==> flow/design.v <==
module clock_converter(board_clk, rst, clk, ce);
input board_clk, rst;
output reg clk;
output ce;
reg a;
always@(posedge board_clk or posedge rst)
	begin
		if (rst)
			begin
				a <= 1'b0;
				clk <= 1'b0;
			end
		else
			begin
				a <= ~a;
				clk <= a;
			end
	end
assign ce = a;
endmodule
module VGA_Controller(board_clk, rst, ce, xCount, yCount, ScreenArea, hsync, vsync, blank_n);
input board_clk, rst, ce;
output reg [9:0]xCount, yCount; 
output reg ScreenArea;  
output hsync, vsync, blank_n;
reg p_hSync, p_vSync; 
localparam [9:0] porchHF = 10'd640;  
localparam [9:0] syncH = 10'd655; 
localparam [9:0] porchHB = 10'd747;  
localparam [9:0] maxH = 10'd793;  
localparam [9:0] porchVF = 10'd480;  
localparam [9:0] syncV = 10'd490;  
localparam [9:0] porchVB = 10'd492;  
localparam [9:0] maxV = 10'd525;  
always@(posedge board_clk or posedge rst)
	begin
		if (rst)
			xCount <= 10'd0;
		else if (ce)
			begin
				if(xCount == maxH)
					xCount <= 10'd0;
				else
					xCount <= xCount + 10'd1;
			end
	end
always@(posedge board_clk or posedge rst)
	begin
		if (rst)
			yCount <= 10'd0;
		else if (ce)
			begin
				if(xCount == maxH)
					begin
						if(yCount == maxV)
							yCount <= 10'd0;
						else
							yCount <= yCount + 10'd1;
					end
			end
	end
always@(posedge board_clk or posedge rst)  
	begin
		if (rst)
			ScreenArea <= 1'b0;
		else if (ce)
			ScreenArea <= ((xCount < porchHF) && (yCount < porchVF)); 
	end
always@(posedge board_clk or posedge rst)  
	begin
		if (rst)
			begin
				p_hSync <= 1'b0;
				p_vSync <= 1'b0;
			end
		else if (ce)
			begin
				p_hSync <= ((xCount >= syncH) && (xCount < porchHB)); 
				p_vSync <= ((yCount >= syncV) && (yCount < porchVB)); 
			end
	end
assign vsync = ~p_vSync; 
assign hsync = ~p_hSync;
assign blank_n = ScreenArea;
endmodule
module blocks(board_clk, rst, ce, xCount, yCount, block);
input board_clk, rst, ce;
input [9:0]xCount;
input [9:0]yCount;
output reg [15:0]block;
localparam [9:0] COL0 = 10'd50, COL1 = 10'd175, COL2 = 10'd300, COL3 = 10'd425;
localparam [9:0] ROW0 = 10'd50, ROW1 = 10'd150, ROW2 = 10'd250, ROW3 = 10'd350;
always@(posedge board_clk or posedge rst) 
	begin
		if (rst)
			block <= 16'd0;
		else if (ce)
			begin
				block[0] <= (xCount > COL0 && xCount < (COL0 + 10'd125)) && (yCount > ROW0 && yCount < (ROW0 + 10'd100));
				block[1] <= (xCount > COL1 && xCount < (COL1 + 10'd125)) && (yCount > ROW0 && yCount < (ROW0 + 10'd100));
				block[2] <= (xCount > COL2 && xCount < (COL2 + 10'd125)) && (yCount > ROW0 && yCount < (ROW0 + 10'd100));
				block[3] <= (xCount > COL3 && xCount < (COL3 + 10'd125)) && (yCount > ROW0 && yCount < (ROW0 + 10'd100));
				block[4] <= (xCount > COL0 && xCount < (COL0 + 10'd125)) && (yCount > ROW1 && yCount < (ROW1 + 10'd100));
				block[5] <= (xCount > COL1 && xCount < (COL1 + 10'd125)) && (yCount > ROW1 && yCount < (ROW1 + 10'd100));
				block[6] <= (xCount > COL2 && xCount < (COL2 + 10'd125)) && (yCount > ROW1 && yCount < (ROW1 + 10'd100));
				block[7] <= (xCount > COL3 && xCount < (COL3 + 10'd125)) && (yCount > ROW1 && yCount < (ROW1 + 10'd100));
				block[8] <= (xCount > COL0 && xCount < (COL0 + 10'd125)) && (yCount > ROW2 && yCount < (ROW2 + 10'd100));
				block[9] <= (xCount > COL1 && xCount < (COL1 + 10'd125)) && (yCount > ROW2 && yCount < (ROW2 + 10'd100));
				block[10] <= (xCount > COL2 && xCount < (COL2 + 10'd125)) && (yCount > ROW2 && yCount < (ROW2 + 10'd100));
				block[11] <= (xCount > COL3 && xCount < (COL3 + 10'd125)) && (yCount > ROW2 && yCount < (ROW2 + 10'd100));
				block[12] <= (xCount > COL0 && xCount < (COL0 + 10'd125)) && (yCount > ROW3 && yCount < (ROW3 + 10'd100));
				block[13] <= (xCount > COL1 && xCount < (COL1 + 10'd125)) && (yCount > ROW3 && yCount < (ROW3 + 10'd100));
				block[14] <= (xCount > COL2 && xCount < (COL2 + 10'd125)) && (yCount > ROW3 && yCount < (ROW3 + 10'd100));
				block[15] <= (xCount > COL3 && xCount < (COL3 + 10'd125)) && (yCount > ROW3 && yCount < (ROW3 + 10'd100));
			end
	end
endmodule
module Runner2048 (board_clk, VGA_R, VGA_G, VGA_B, hsync, vsync, clk, blank_n, rst, inputnums);
input board_clk, rst; 
input [3:0] inputnums; 
output hsync, vsync, clk, blank_n;
wire ce;  
clock_converter clocks(board_clk, rst, clk, ce);  
wire [9:0] xCount; 
wire [9:0] yCount;
wire ScreenArea;
VGA_Controller VGA(board_clk, rst, ce, xCount, yCount, ScreenArea, hsync, vsync, blank_n);
output reg [7:0]VGA_R, VGA_G, VGA_B;
reg R;
reg G;
reg B;
reg Rn, Gn, Bn;  
wire game_over;
wire win;
wire game_over_text = 1'b0;  
wire win_text = 1'b0;  
reg [11:0] row0[3:0];
reg [11:0] row1[3:0];
reg [11:0] row2[3:0];
reg [11:0] row3[3:0];
assign game_over = ((row0[0] !== row0[1]) && (row0[0] !== row1[0]) && (row0[1] !== row1[1]) && (row0[1] !== row0[2]) &&(row0[2] !== row1[2]) &&
	(row0[2] !== row0[3]) && (row0[3] !== row1[3]) && (row1[0] !== row1[1]) && (row1[0] !== row2[0]) && (row1[1] !== row2[1]) && 
	(row1[1] !== row1[2]) && (row1[2] !== row1[3]) && (row1[2] !== row2[2]) && (row1[3] !== row2[3]) && (row2[0] !== row2[1]) && 
	(row2[0] !== row3[0]) && (row2[1] !== row2[2]) && (row2[1] !== row3[1]) && (row2[2] !== row3[2]) && (row2[2] !== row2[3]) && 
	(row2[3] !== row3[3]) && (row3[0] !== row3[1]) && (row3[1] !== row3[2]) && (row3[2] !== row3[3])&&(row0[0] !== 0)&&
	(row0[1] !== 0)&&(row0[2] !== 0)&&(row0[3] !== 0)&&(row1[0] !== 0)&&(row1[1] !== 0)
	&&(row1[2] !== 0)&&(row1[3] !== 0)&&(row2[0] !== 0)&&(row2[1] !== 0)&&(row2[2] !== 0)
	&&(row2[3] !== 0)&&(row3[0] !== 0)&&(row3[1] !== 0)&&(row3[2] !== 0)&&(row3[3] !== 0));
assign win = ((row0[0] == 256) || (row0[1] == 256) || (row0[2] == 256) || (row0[3] == 256) || (row1[0] == 256) || (row1[1] == 256) || (row1[2] == 256) || (row1[3] == 256) || 
(row2[0] == 256) || (row2[1] == 256) || (row2[2] == 256) || (row2[3] == 256) || (row3[0] == 256) || (row3[1] == 256) || (row3[2] == 256) || (row3[3] == 256));
wire [15:0] squares1;
blocks bloc(board_clk, rst, ce, xCount,yCount,squares1);
reg [15:0]squares;
integer i;
integer a;
always @(posedge board_clk or posedge rst)
	begin
		if (rst)
			squares <= 16'd0;
		else if (ce)
			squares <= squares1;
	end
always @(*)
	begin
		if (game_over == 1'b0)
			begin
				if (win == 1'b0)
					begin
						Rn = 1'b0;
						Gn = 1'b0;
						Bn = 1'b0;
						for (i = 0; i < 4; i = i + 1) begin
							if(row0[i] == 0) begin
								Rn = Rn || squares[i];
								Gn = Gn || squares[i];
								Bn = Bn || squares[i];
							end
							else if(row0[i] == 2) begin
								Rn = Rn || squares[i];
							end
							else if(row0[i] == 4) begin
								Bn = Bn || squares[i];
							end
							else if(row0[i] == 8) begin
								Gn = Gn || squares[i];
							end
							else if(row0[i] == 16) begin
								Rn = Rn || squares[i];
								Bn = Bn || squares[i];
							end
							else if(row0[i] == 32) begin
								Rn = Rn || squares[i];
								Gn = Gn || squares[i];
							end
							else if(row0[i] == 64) begin
								Bn = Bn || squares[i];
								Gn = Gn || squares[i];
							end
							else if(row0[i] == 128) begin
								Bn = Bn;
								Gn = Gn;
								Rn = Rn;
							end
						end   
						i = 0;
						for (i = 0; i < 4; i = i + 1) begin
							if(row1[i] == 0) begin
								Rn = Rn || squares[i + 4];
								Gn = Gn || squares[i + 4];
								Bn = Bn || squares[i + 4];
							end
							else if(row1[i] == 2) begin
								Rn = Rn || squares[i + 4];
							end
							else if(row1[i] == 4) begin
								Bn = Bn || squares[i + 4];
							end
							else if(row1[i] == 8) begin
								Gn = Gn || squares[i + 4];
							end
							else if(row1[i] == 16) begin
								Rn = Rn || squares[i + 4];
								Bn = Bn || squares[i + 4];
							end
							else if(row1[i] == 32) begin
								Rn = Rn || squares[i + 4];
								Gn = Gn || squares[i + 4];
							end
							else if(row1[i] == 64) begin
								Bn = Bn || squares[i + 4];
								Gn = Gn || squares[i + 4];
							end
							else if(row1[i] == 128) begin
								Bn = Bn;
								Gn = Gn;
								Rn = Rn;
							end
						end   
						for (i = 0; i < 4; i = i + 1) begin
							if(row2[i] == 0) begin
								Rn = Rn || squares[i + 8];
								Gn = Gn || squares[i + 8];
								Bn = Bn || squares[i + 8];
							end
							else if(row2[i] == 2) begin
								Rn = Rn || squares[i + 8];
							end
							else if(row2[i] == 4) begin
								Bn = Bn || squares[i + 8];
							end
							else if(row2[i] == 8) begin
								Gn = Gn || squares[i + 8];
							end
							else if(row2[i] == 16) begin
								Rn = Rn || squares[i + 8];
								Bn = Bn || squares[i + 8];
							end
							else if(row2[i] == 32) begin
								Rn = Rn || squares[i + 8];
								Gn = Gn || squares[i + 8];
							end
							else if(row2[i] == 64) begin
								Bn = Bn || squares[i + 8];
								Gn = Gn || squares[i + 8];
							end
							else if(row2[i] == 128) begin
								Bn = Bn;
								Gn = Gn;
								Rn = Rn;
							end
						end   
						for (i = 0; i < 4; i = i + 1) begin
							if(row3[i] == 0) begin
								Rn = Rn || squares[i + 12];
								Gn = Gn || squares[i + 12];
								Bn = Bn || squares[i + 12];
							end
							else if(row3[i] == 2) begin
								Rn = Rn || squares[i + 12];
							end
							else if(row3[i] == 4) begin
								Bn = Bn || squares[i + 12];
							end
							else if(row3[i] == 8) begin
								Gn = Gn || squares[i + 12];
							end
							else if(row3[i] == 16) begin
								Rn = Rn || squares[i + 12];
								Bn = Bn || squares[i + 12];
							end
							else if(row3[i] == 32) begin
								Rn = Rn || squares[i + 12];
								Gn = Gn || squares[i + 12];
							end
							else if(row3[i] == 64) begin
								Bn = Bn || squares[i + 12];
								Gn = Gn || squares[i + 12];
							end
							else if(row3[i] == 128) begin
								Bn = Bn;
								Gn = Gn;
								Rn = Rn;
							end
						end   
					end
				else
					begin
						Rn = 1'b0;
						Gn = ScreenArea & !win_text;
						Bn = 1'b0;
					end
			end
		else
			begin
				Rn = ScreenArea & !game_over_text;
				Gn = 1'b0;
				Bn = 1'b0;
			end
	end
always @(posedge board_clk or posedge rst)
	begin
		if (rst)
			begin
				R <= 1'b0;
				G <= 1'b0;
				B <= 1'b0;
			end
		else if (ce)
			begin
				R <= Rn;
				G <= Gn;
				B <= Bn;
			end
	end
reg [2:0] state;
reg [3:0] NS;
reg [3:0] inputnumbers;
reg ran;  
reg terminate;  
reg terminate_q;  
parameter START = 3'b000,
          MOVEUP = 3'b001,
          MOVEDOWN = 3'b010,
          MOVELEFT = 3'b011,
          MOVERIGHT = 3'b100,
			 REVERSETRANSLATE = 3'b101,
			 CHECK = 3'b111; 
reg [11:0] vert0[3:0];
reg [11:0] vert1[3:0];
reg [11:0] vert2[3:0];
reg [11:0] vert3[3:0];
always @ (posedge board_clk, posedge rst) 
	begin 
	if(rst)  begin 
	row0[0] <= 12'd0; 
	row0[1] <= 12'd0; 
	row0[2] <= 12'd0; 
	row0[3] <= 12'd0; 
	row1[0] <= 12'd0; 
	row1[1] <= 12'd0; 
	row1[2] <= 12'd0; 
	row1[3] <= 12'd0; 
	row2[0] <= 12'd0; 
	row2[1] <= 12'd0; 
	row2[2] <= 12'd0; 
	row2[3] <= 12'd0; 
	row3[0] <= 12'd0; 
	row3[1] <= 12'd0; 
	row3[2] <= 12'd0; 
	row3[3] <= 12'd0; 
	ran = 0;
	terminate = 0;
	terminate_q <= 1'b0;
	NS <= START;
 vert0[0] <= 12'd0;  
			  vert0[1] <= 12'd0; 
			  vert0[2] <= 12'd0; 
			  vert0[3] <= 12'd0; 
			  vert1[0] <= 12'd0; 
			  vert1[1] <= 12'd0; 
			  vert1[2] <= 12'd0; 
			  vert1[3] <= 12'd0; 
			  vert2[0] <= 12'd0; 
			  vert2[1] <= 12'd0; 
			  vert2[2] <= 12'd0; 
			  vert2[3] <= 12'd0; 
			  vert3[0] <= 12'd0; 
			  vert3[1] <= 12'd0; 
			  vert3[2] <= 12'd0; 
			  vert3[3] <= 12'd0; 
	end 
	else begin 
	ran = 0;
	terminate = terminate_q;
	case (state) 
		START: begin 
			case(inputnums)
				4'b0111: begin 
					NS <= MOVEUP;
					end 
				4'b1011: begin 
					NS <= MOVEDOWN;
					end 
				4'b1101: begin 
					NS <= MOVELEFT;
					end 
				4'b1110: begin 
				   NS <= MOVERIGHT;
					end 
				default: begin 
				    vert0[0] <= row0[0]; 
			  vert0[1] <= row1[0];
			  vert0[2] <= row2[0];
			  vert0[3] <= row3[0];
			  vert1[0] <= row0[1];
			  vert1[1] <= row1[1];
			  vert1[2] <= row2[1];
			  vert1[3] <= row3[1];
			  vert2[0] <= row0[2];
			  vert2[1] <= row1[2];
			  vert2[2] <= row2[2];
			  vert2[3] <= row3[2];
			  vert3[0] <= row0[3];
			  vert3[1] <= row1[3];
			  vert3[2] <= row2[3];
			  vert3[3] <= row3[3];
					ran = 0;
					NS <= START; 
					terminate = 0;
					end 
				endcase
		   end 
		REVERSETRANSLATE: begin 
			row0[0] <= vert0[0];
			row0[1] <= vert1[0]; 
			row0[2] <= vert2[0]; 
			row0[3] <= vert3[0]; 
			row1[0] <= vert0[1];
			row1[1] <= vert1[1]; 
			row1[2] <= vert2[1]; 
			row1[3] <= vert3[1]; 
			row2[0] <= vert0[2]; 
			row2[1] <= vert1[2]; 
			row2[2] <= vert2[2]; 
			row2[3] <= vert3[2]; 
			row3[0] <= vert0[3]; 
			row3[1] <= vert1[3]; 
			row3[2] <= vert2[3]; 
			row3[3] <= vert3[3]; 
			 terminate = 0;
			NS <= CHECK; 
		end 
		MOVEUP: begin 
						for (a = 0; a < 3; a = a + 1) begin
						  if (((vert0[a] == 12'd0) || (vert0[a] == vert0[a + 1]))&&!(vert0[a] + vert0[a+1] == 12'd0)&&!(terminate)) begin
							 vert0[a] <= vert0[a] + vert0[a + 1];
							 vert0[a + 1] <= 12'd0;
							 ran = 1;
							 terminate  = 1;
						  end
						  end 
						for (a = 0; a < 3; a = a + 1) begin
						  if (((vert1[a] == 12'd0) || (vert1[a] == vert1[a + 1]))&&!(vert1[a] + vert1[a+1] == 12'd0)&&!(terminate) ) begin
							 vert1[a] <= vert1[a] + vert1[a + 1];
							 vert1[a + 1] <= 12'd0;
							 ran = 1;
							 terminate = 1;
						  end
						 end 
						 for (a = 0; a < 3; a = a + 1) begin
						  if (((vert2[a] == 12'd0) || (vert2[a] == vert2[a + 1]))&&!(vert2[a] + vert2[a+1] == 12'd0)&&!(terminate) ) begin
							 vert2[a] <= vert2[a] + vert2[a + 1];
							 vert2[a + 1] <= 12'd0;
							 ran = 1;
							 terminate = 1;
						  end
						 end 
						 for (a = 0; a < 3; a = a + 1) begin
						  if (((vert3[a] == 12'd0) || (vert3[a] == vert3[a + 1]))&&!(vert3[a] + vert3[a+1] == 12'd0)&&!(terminate)) begin
							 vert3[a] <= vert3[a] + vert3[a + 1];
							 vert3[a + 1] <= 12'd0;
							 ran = 1;
							 terminate = 1;
						  end
						 end 
						if(ran == 1) begin 
						 NS <= MOVEUP; 
						 ran = 0;
						 terminate = 0;
						 end 
						 else begin 
						  terminate = 0;
						 NS <= REVERSETRANSLATE;
						end 
		end 
		MOVEDOWN: begin 
		   for (a = 3; a > 0; a = a - 1) begin
			 if (((vert0[a] == 12'd0) || (vert0[a] == vert0[a - 1])) && !(vert0[a] + vert0[a - 1] == 12'd0) && !(terminate)) begin
				vert0[a] <= vert0[a] + vert0[a - 1];
				vert0[a - 1] <= 12'd0;
				ran = 1;
				terminate = 1;
			 end
		  end
		  for (a = 3; a > 0; a = a - 1) begin
			 if (((vert1[a] == 12'd0) || (vert1[a] == vert1[a - 1])) && !(vert1[a] + vert1[a - 1] == 12'd0) && !(terminate)) begin
				vert1[a] <= vert1[a] + vert1[a - 1];
				vert1[a - 1] <= 12'd0;
				ran = 1;
				terminate = 1;
			 end
		  end
		  for (a = 3; a > 0; a = a - 1) begin
			 if (((vert2[a] == 12'd0) || (vert2[a] == vert2[a - 1])) && !(vert2[a] + vert2[a - 1] == 12'd0) && !(terminate)) begin
				vert2[a] <= vert2[a] + vert2[a - 1];
				vert2[a - 1] <= 12'd0;
				ran = 1;
				terminate = 1;
			 end
		  end
		  for (a = 3; a > 0; a = a - 1) begin
			 if (((vert3[a] == 12'd0) || (vert3[a] == vert3[a - 1])) && !(vert3[a] + vert3[a - 1] == 12'd0) && !(terminate)) begin
				vert3[a] <= vert3[a] + vert3[a - 1];
				vert3[a - 1] <= 12'd0;
				ran = 1;
				terminate = 1;
			 end
		  end
		  if(ran == 1) begin 
			 NS <= MOVEDOWN;
			 ran = 0;
			 terminate = 0;
		  end else begin
			 NS <= REVERSETRANSLATE;
			 terminate = 0;
		  end
		end
		MOVELEFT: begin
						for (a = 0; a < 3; a = a + 1) begin
						  if (((row0[a] == 12'd0) || (row0[a] == row0[a + 1]))&&!(row0[a] + row0[a+1] == 12'd0)&&!(terminate)) begin
							 row0[a] <= row0[a] + row0[a + 1];
							 row0[a + 1] <= 12'd0;
							 ran = 1;
							 terminate  = 1;
						  end
						  end 
						for (a = 0; a < 3; a = a + 1) begin
						  if (((row1[a] == 12'd0) || (row1[a] == row1[a + 1]))&&!(row1[a] + row1[a+1] == 12'd0)&&!(terminate) ) begin
							 row1[a] <= row1[a] + row1[a + 1];
							 row1[a + 1] <= 12'd0;
							 ran = 1;
							 terminate = 1;
						  end
						 end 
						 for (a = 0; a < 3; a = a + 1) begin
						  if (((row2[a] == 12'd0) || (row2[a] == row2[a + 1]))&&!(row2[a] + row2[a+1] == 12'd0)&&!(terminate) ) begin
							 row2[a] <= row2[a] + row2[a + 1];
							 row2[a + 1] <= 12'd0;
							 ran = 1;
							 terminate = 1;
						  end
						 end 
						 for (a = 0; a < 3; a = a + 1) begin
						  if (((row3[a] == 12'd0) || (row3[a] == row3[a + 1]))&&!(row3[a] + row3[a+1] == 12'd0)&&!(terminate)) begin
							 row3[a] <= row3[a] + row3[a + 1];
							 row3[a + 1] <= 12'd0;
							 ran = 1;
							 terminate = 1;
						  end
						 end 
						if(ran == 1) begin 
						 NS <= MOVELEFT; 
						 ran = 0;
						 terminate = 0;
						 end 
						 else begin 
						  terminate = 0;
						 NS <= CHECK;
						end 
		end
		MOVERIGHT: begin
		  for (a = 3; a > 0; a = a - 1) begin
			 if (((row0[a] == 12'd0) || (row0[a] == row0[a - 1])) && !(row0[a] + row0[a - 1] == 12'd0) && !(terminate)) begin
				row0[a] <= row0[a] + row0[a - 1];
				row0[a - 1] <= 12'd0;
				ran = 1;
				terminate = 1;
			 end
		  end
		  for (a = 3; a > 0; a = a - 1) begin
			 if (((row1[a] == 12'd0) || (row1[a] == row1[a - 1])) && !(row1[a] + row1[a - 1] == 12'd0) && !(terminate)) begin
				row1[a] <= row1[a] + row1[a - 1];
				row1[a - 1] <= 12'd0;
				ran = 1;
				terminate = 1;
			 end
		  end
		  for (a = 3; a > 0; a = a - 1) begin
			 if (((row2[a] == 12'd0) || (row2[a] == row2[a - 1])) && !(row2[a] + row2[a - 1] == 12'd0) && !(terminate)) begin
				row2[a] <= row2[a] + row2[a - 1];
				row2[a - 1] <= 12'd0;
				ran = 1;
				terminate = 1;
			 end
		  end
		  for (a = 3; a > 0; a = a - 1) begin
			 if (((row3[a] == 12'd0) || (row3[a] == row3[a - 1])) && !(row3[a] + row3[a - 1] == 12'd0) && !(terminate)) begin
				row3[a] <= row3[a] + row3[a - 1];
				row3[a - 1] <= 12'd0;
				ran = 1;
				terminate = 1;
			 end
		  end
		  if(ran == 1) begin 
			 NS <= MOVERIGHT;
			 ran = 0;
			 terminate = 0;
		  end else begin
			 NS <= CHECK;
			 terminate = 0;
		  end
		end
		CHECK: begin
		if( inputnums == 4'b1111) begin 
			if(row0[0] == 0 || row0[1] == 0 || row0[2] == 0 || row0[3] == 0) begin
				for (a = 0; a < 4; a = a + 1) begin
						  if ((row0[a] == 0) && !(terminate)) begin
							row0[a] <= 12'd2;;
							terminate = 1;
						  end
				 end 
				 NS <= START; 
			end 
			else if(row1[0] == 0 || row1[1] == 0 || row1[2] == 0 || row1[3] == 0) begin
				for (a = 0; a < 4; a = a + 1) begin
						  if ((row1[a] == 0) && !(terminate)) begin
							row1[a] <= 12'd2;;
							terminate = 1;
						  end
				 end 
				 NS <= START; 
			end 
			else if(row2[0] == 0 || row2[1] == 0 || row2[2] == 0 || row2[3] == 0) begin
				for (a = 0; a < 4; a = a + 1) begin
						  if ((row2[a] == 0) && !(terminate)) begin
							row2[a] <= 12'd2;;
							terminate = 1;
						  end
				 end 
				 NS <= START; 
			end 
			else if(row3[0] == 0 || row3[1] == 0 || row3[2] == 0 || row3[3] == 0) begin
				for (a = 0; a < 4; a = a + 1) begin
						  if ((row3[a] == 0) && !(terminate)) begin
							row3[a] <= 12'd2;
							terminate = 1;
						  end
				 end
				NS <= START; 
			end 
			else begin 
			NS <= START;
		end 
		end 
		else 
		begin 
		NS<= CHECK;
		end
		end
	endcase 
	terminate_q <= terminate;
	end 
	end 
always @ (posedge board_clk, posedge rst) 
	begin 
	if(rst)  begin 
	state <= START;
	end 
	else begin 
	state <= NS; 
	end 
	end 
always @ (posedge board_clk or posedge rst)
	begin
		if (rst)
			begin
				VGA_R <= 8'd0;
				VGA_G <= 8'd0;
				VGA_B <= 8'd0;
			end
		else if (ce)
			begin
				VGA_R <= {8{R}};
				VGA_G <= {8{G}};
				VGA_B <= {8{B}};
			end
	end 
endmodule
Tool chain data of Runner2048

Module Runner2048 before and after one edit of its RTL, step after step.
"original" refers to lines of the RTL above, "edited" to lines of the edited file.
"change" is "edited" less "original", of the values as shown.
The mark - stands for no value.

Top: Runner2048
Clock input: board_clk
Library: sky130hd
Timing corner: tt_025C_1v80

The edit

Unified diff, file above to edited file.
A script made this edit. It changes what the design does and was not meant as an optimisation.

```diff
@@ -9,12 +9,11 @@
 			begin
 				a <= 1'b0;
-				clk <= 1'b0;
 			end
 		else
 			begin
 				a <= ~a;
-				clk <= a;
-			end
-	end
+			end
+	end
+always @(*) clk = a;
 assign ce = a;
 endmodule
```

Word-level counts

Counts by Yosys on the flattened word-level netlist (proc, flatten, opt, wreduce). Print and check cells are left out.

Bit counts:

| item                    | original | edited | change |
| cells after elaboration | 1752     | 1751   | -1 |
| bits in registers       | 454      | 453    | -1 |

Cells by class:

| item                       | original | edited | change |
| add/sub/neg operators      | 26       | 26     | 0 |
| magnitude comparators      | 22       | 22     | 0 |
| eq/ne operators            | 303      | 303    | 0 |
| reduce/logical cells       | 476      | 476    | 0 |
| multiplexer cells          | 857      | 857    | 0 |
| bitwise gates (word level) | 3        | 3      | 0 |

Unchanged operator kinds not shown: 56.

Longest topological paths

Yosys ltp: most cells in a row. Word level: on the elaborated netlist, between registers, memories and ports. Mapped: between sequential cells and ports; inverters and the memories' decode and read muxes count.

Depth:

| item                          | original | edited | change |
| word-level depth              | 191      | 191    | 0 |
| ABC_AREA                      | 0        | 0      | - |
| gate-level depth with buffers | 15       | 15     | 0 |

Mapped cells and area

Yosys stat after the flow's synthesis: flattened, memories mapped to cells. It holds for the ABC_AREA given above (unset counts as 0); a run with the other value may have another netlist.

Synthesis totals:

| item                               | original | edited  | change |
| mapped flip-flops                  | 454      | 453     | -1 |
| buffers                            | 319      | 339     | +20 |
| chip area (Yosys) (um^2)           | 43787.0  | 43511.7 | -275.3 |
| cells in the netlist               | 5127     | 5157    | +30 |
| sequential part of the area (um^2) | 11360.9  | 11335.9 | -25.0 |

Cells by type:

| cell type                 | original | edited | change |
| sky130_fd_sc_hd__nand2_1  | 374      | 451    | +77 |
| sky130_fd_sc_hd__mux2_2   | 326      | 253    | -73 |
| sky130_fd_sc_hd__inv_1    | 197      | 152    | -45 |
| sky130_fd_sc_hd__xor2_1   | 181      | 221    | +40 |
| sky130_fd_sc_hd__clkbuf_1 | 265      | 290    | +25 |
| sky130_fd_sc_hd__nor2_1   | 272      | 296    | +24 |
| sky130_fd_sc_hd__nor4_1   | 191      | 215    | +24 |
| sky130_fd_sc_hd__xnor2_1  | 199      | 179    | -20 |
| sky130_fd_sc_hd__and3_1   | 34       | 52     | +18 |
| sky130_fd_sc_hd__o211ai_1 | 59       | 75     | +16 |
| sky130_fd_sc_hd__o21a_1   | 50       | 34     | -16 |
| sky130_fd_sc_hd__a221oi_1 | 9        | 24     | +15 |
| sky130_fd_sc_hd__a21o_1   | 92       | 78     | -14 |
| sky130_fd_sc_hd__nor2b_1  | 33       | 19     | -14 |
| sky130_fd_sc_hd__and2_1   | 43       | 30     | -13 |
| sky130_fd_sc_hd__o21ai_0  | 335      | 323    | -12 |
| sky130_fd_sc_hd__a22oi_1  | 93       | 105    | +12 |
| sky130_fd_sc_hd__a32o_1   | 5        | 17     | +12 |

Unchanged cell types not shown: 15.
The list need not be complete.
By module: a second synthesis without flattening, with its own total; a netlist apart from the flattened one above.

Unflattened totals:

| item                                           | original | edited  | change |
| cell total of the unflattened synthesis        | 5119     | 5115    | -4 |
| area total of the unflattened synthesis (um^2) | 43585.6  | 43494.2 | -91.4 |

Rows give one instance, submodules left out.

By module, original:

| module          | cells | times used | area (um^2) |
| Runner2048      | 4890  | 1          | 41304.6 |
| VGA_Controller  | 120   | 1          | 1198.6 |
| blocks          | 105   | 1          | 1024.7 |
| clock_converter | 4     | 1          | 57.6 |

By module, edited:

| module          | cells | times used | area (um^2) |
| Runner2048      | 4890  | 1          | 41304.6 |
| VGA_Controller  | 120   | 1          | 1198.6 |
| blocks          | 101   | 1          | 950.9 |
| clock_converter | 4     | 1          | 40.0 |

Worst setup path after synthesis

OpenSTA on the mapped netlist: ideal clock, no wires. The path of least setup slack (recovery checks aside). Input and output delay are each 20% of the period. Register names are those of the netlist, which keeps one name where synthesis merged equal registers.

Path post-synthesis:

| item                              | original        | edited          | change |
| kind                              | in2reg          | in2reg          | - |
| start point                       | in inputnums[1] | in inputnums[1] | - |
| end point                         | reg vert1[0][0] | reg row2[2][0]  | - |
| slack (ns)                        | 13.802          | 13.769          | -0.033 |
| launch time at the first pin (ns) | 4.000           | 4.000           | 0.000 |
| path delay (ns)                   | 2.198           | 2.231           | +0.033 |
| external input delay (ns)         | 4.000           | 4.000           | 0.000 |
| path buffers                      | 3               | 2               | -1 |
| clock period (ns)                 | 20.0            | 20.0            | 0.0 |
| driving pins on the path          | 10              | 9               | -1 |
| arrival (ns)                      | 6.073           | 6.106           | +0.033 |
| setup time (ns)                   | 0.125           | 0.125           | 0.000 |
| required time (ns)                | 19.875          | 19.875          | 0.000 |
| synthesis period reached (ns)     | 6.198           | 6.231           | +0.033 |

"path delay" = arrival - input delay + setup time.
"driving pins on the path" counts driving pins, that of a launching flip-flop among them; a cell with two outputs on the path counts twice.
"synthesis period reached" = period - worst setup slack (recovery checks aside). The figure is calculated, with input and output delays left at 20% of the set period.
Between the ends stands the longest chain of elaborated cells between them, by number of cells; it is not shown to be the way that was timed. Of several equally long chains one is given.
Each line given opens the expression or statement behind the cell; cells for indexed reads and writes are added by Yosys, which also makes memories of some case tables.
A register here has more assigning lines than the two given.

On the way, post-synthesis, original:
Cell sequence: sky130_fd_sc_hd__clkbuf_1 > sky130_fd_sc_hd__xnor2_1 > sky130_fd_sc_hd__a21oi_1 > sky130_fd_sc_hd__a21oi_1 > sky130_fd_sc_hd__or3_1 > sky130_fd_sc_hd__and3_1 > sky130_fd_sc_hd__clkbuf_1 > sky130_fd_sc_hd__o211ai_1 > sky130_fd_sc_hd__clkbuf_1 > sky130_fd_sc_hd__mux2_2
Cells in the longest elaborated chain: 4

Ends and longest elaborated chain, post-synthesis, original:

| item                               | line | source |
| start, declared                    | 120  | `input [3:0] inputnums;` |
| == test 4 bit                      | 397  | `case(inputnums)` |
| OR reduction 4 bit                 | -    |  |
| two-way mux 12 bit                 | 397  |  |
| parallel mux 12 bit (select 3 bit) | 395  | `case (state)` |
| end, assigned                      | 415  | `vert1[0] <= row0[1];` |
| end, assigned                      | 464  | `vert1[a] <= vert1[a] + vert1[a + 1];` |
| end, declared                      | 349  | `reg [11:0] vert1[3:0];` |

On the way, post-synthesis, edited:
Cell sequence: sky130_fd_sc_hd__clkbuf_1 > sky130_fd_sc_hd__nand3_1 > sky130_fd_sc_hd__o21ai_0 > sky130_fd_sc_hd__a21oi_1 > sky130_fd_sc_hd__a211oi_1 > sky130_fd_sc_hd__o21ai_0 > sky130_fd_sc_hd__a211oi_1 > sky130_fd_sc_hd__buf_2 > sky130_fd_sc_hd__mux2_2
Cells in the longest elaborated chain: 19

Ends and longest elaborated chain, post-synthesis, edited:

| item                               | line | source |
| start, declared                    | 119  | `input [3:0] inputnums;` |
| == test 4 bit                      | 623  | `if( inputnums == 4'b1111) begin` |
| two-way mux 1 bit                  | 623  |  |
| two-way mux 1 bit                  | 394  | `case (state)` |
| zero test 1 bit                    | 644  | `if ((row2[a] == 0) && !(terminate)) begin` |
| logical AND 1 bit                  | 644  |  |
| two-way mux 1 bit                  | 644  |  |
| two-way mux 1 bit                  | 642  | `else if(row2[0] == 0 \|\| row2[1] == 0 \|\| row2[2] == 0 \|\| row2[3] == 0) begin` |
| [5 not listed]                     | -    |  |
| logical AND 1 bit                  | 644  |  |
| two-way mux 12 bit                 | 644  |  |
| two-way mux 12 bit                 | 642  |  |
| two-way mux 12 bit                 | 633  | `else if(row1[0] == 0 \|\| row1[1] == 0 \|\| row1[2] == 0 \|\| row1[3] == 0) begin` |
| two-way mux 12 bit                 | 624  | `if(row0[0] == 0 \|\| row0[1] == 0 \|\| row0[2] == 0 \|\| row0[3] == 0) begin` |
| two-way mux 12 bit                 | 623  |  |
| parallel mux 12 bit (select 4 bit) | 394  |  |
| end, assigned                      | 443  | `row2[2] <= vert2[2];` |
| end, assigned                      | 556  | `row2[a] <= row2[a] + row2[a + 1];` |
| end, declared                      | 138  | `reg [11:0] row2[3:0];` |

Worst path after layout

Path of least setup slack in the final report of each run of pair A (OpenROAD, finished layout, wires in). Where an end is a register, its clock arrival counts in the times.

Path post-layout:

| item                              | original        | edited          | change |
| kind                              | in2reg          | in2reg          | - |
| start point                       | in inputnums[1] | in inputnums[3] | - |
| end point                         | reg row1[0][7]  | reg row2[2][4]  | - |
| path buffers                      | 1               | 1               | 0 |
| driving pins on the path          | 6               | 9               | +3 |
| required time (ns)                | 20.56           | 20.53           | -0.03 |
| arrival (ns)                      | 7.68            | 7.65            | -0.03 |
| slack (ns)                        | 12.87           | 12.89           | +0.02 |
| external input delay (ns)         | 4.00            | 4.00            | 0.00 |
| clock period (ns)                 | 20.0            | 20.0            | 0.0 |
| launch time at the first pin (ns) | 4.00            | 4.00            | 0.00 |
| setup time (ns)                   | 0.11            | 0.11            | 0.00 |

Between the ends stands the longest chain of elaborated cells between them, by number of cells; it is not shown to be the way that was timed. Of several equally long chains one is given.
A register here has more assigning lines than the two given.

On the way, post-layout, original:
Cell sequence: sky130_fd_sc_hd__clkdlybuf4s50_1 > sky130_fd_sc_hd__nand4_1 > sky130_fd_sc_hd__a22oi_1 > sky130_fd_sc_hd__a21boi_0 > sky130_fd_sc_hd__nand4b_1 > sky130_fd_sc_hd__o21ai_0
Cells in the longest elaborated chain: 3

Ends and longest elaborated chain, post-layout, original:

| item                               | line | source |
| start, declared                    | 120  | `input [3:0] inputnums;` |
| == test 4 bit                      | 624  | `if( inputnums == 4'b1111) begin` |
| two-way mux 12 bit                 | 624  |  |
| parallel mux 12 bit (select 4 bit) | 395  | `case (state)` |
| end, assigned                      | 438  | `row1[0] <= vert0[1];` |
| end, assigned                      | 549  | `row1[a] <= row1[a] + row1[a + 1];` |
| end, declared                      | 138  | `reg [11:0] row1[3:0];` |

On the way, post-layout, edited:
Cell sequence: sky130_fd_sc_hd__clkdlybuf4s50_1 > sky130_fd_sc_hd__and2_1 > sky130_fd_sc_hd__nand3_1 > sky130_fd_sc_hd__o21ai_0 > sky130_fd_sc_hd__a21oi_1 > sky130_fd_sc_hd__a211oi_1 > sky130_fd_sc_hd__o21ai_0 > sky130_fd_sc_hd__a211oi_2 > sky130_fd_sc_hd__mux2_2
Cells in the longest elaborated chain: 19

Ends and longest elaborated chain, post-layout, edited:

| item                               | line | source |
| start, declared                    | 119  | `input [3:0] inputnums;` |
| == test 4 bit                      | 623  | `if( inputnums == 4'b1111) begin` |
| two-way mux 1 bit                  | 623  |  |
| two-way mux 1 bit                  | 394  | `case (state)` |
| zero test 1 bit                    | 644  | `if ((row2[a] == 0) && !(terminate)) begin` |
| logical AND 1 bit                  | 644  |  |
| two-way mux 1 bit                  | 644  |  |
| two-way mux 1 bit                  | 642  | `else if(row2[0] == 0 \|\| row2[1] == 0 \|\| row2[2] == 0 \|\| row2[3] == 0) begin` |
| [5 not listed]                     | -    |  |
| logical AND 1 bit                  | 644  |  |
| two-way mux 12 bit                 | 644  |  |
| two-way mux 12 bit                 | 642  |  |
| two-way mux 12 bit                 | 633  | `else if(row1[0] == 0 \|\| row1[1] == 0 \|\| row1[2] == 0 \|\| row1[3] == 0) begin` |
| two-way mux 12 bit                 | 624  | `if(row0[0] == 0 \|\| row0[1] == 0 \|\| row0[2] == 0 \|\| row0[3] == 0) begin` |
| two-way mux 12 bit                 | 623  |  |
| parallel mux 12 bit (select 4 bit) | 394  |  |
| end, assigned                      | 443  | `row2[2] <= vert2[2];` |
| end, assigned                      | 556  | `row2[a] <= row2[a] + row2[a + 1];` |
| end, declared                      | 138  | `reg [11:0] row2[3:0];` |

Measured runs

Both versions went through the flow (Yosys, OpenROAD) with the same settings in each pair. Constraints: input delay and output delay 20% of the set period each, output load 0.01 pF.

Flow settings, pair A:
period_ns: 20.0
CAP_MARGIN: 20
CORE_MARGIN: 2
CORE_UTILIZATION: 40
SLEW_MARGIN: 20

Measured results, pair A:

| item                                   | original | edited   | change |
| achieved clock period (ns)             | 7.130    | 7.114    | -0.016 |
| synthesis area (um^2)                  | 43787.0  | 43511.7  | -275.3 |
| total design power (µW)                | 7635     | 7903     | +268 |
| final worst hold slack (ns)            | 0.387    | 0.370    | -0.017 |
| area of the die (um^2)                 | 112131.0 | 111432.0 | -699.0 |
| final setup TNS (ns)                   | 0.000    | 0.000    | 0.000 |
| worst setup slack after layout (ns)    | 12.870   | 12.886   | +0.016 |
| standard-cell area after layout (um^2) | 47080.2  | 46990.1  | -90.1 |
| utilization after layout               | 0.433    | 0.437    | +0.004 |

Flow settings, pair B:
CORE_ASPECT_RATIO: 0.63
CORE_MARGIN: 7
CORE_UTILIZATION: 70
CTS_CLUSTER_DIAMETER: 256
MAX_ROUTING_LAYER: met5
PLACE_DENSITY_LB_ADDON: 0.03
SETUP_SLACK_MARGIN: -0.31
TNS_END_PERCENT: 5
period_ns: 10.2
CAP_MARGIN: 20
SLEW_MARGIN: 20

Measured results, pair B:

| item                                   | original | edited  | change |
| achieved clock period (ns)             | 6.616    | 6.425   | -0.191 |
| synthesis area (um^2)                  | 43787.0  | 43511.7 | -275.3 |
| total design power (µW)                | 15220    | 15544   | +324 |
| final worst hold slack (ns)            | 0.387    | 0.396   | +0.009 |
| area of the die (um^2)                 | 69939.7  | 69523.2 | -416.5 |
| final setup TNS (ns)                   | 0.000    | 0.000   | 0.000 |
| worst setup slack after layout (ns)    | 3.584    | 3.775   | +0.191 |
| standard-cell area after layout (um^2) | 46156.8  | 45865.2 | -291.6 |
| utilization after layout               | 0.749    | 0.747   | -0.002 |

"achieved clock period": clock period set for the run, less the worst setup slack. It is reckoned from that one timing run; input and output delays stay at 20% of the period that was set.
"total design power" rests on the timing tool's default activity at the inputs, not on a simulated workload.
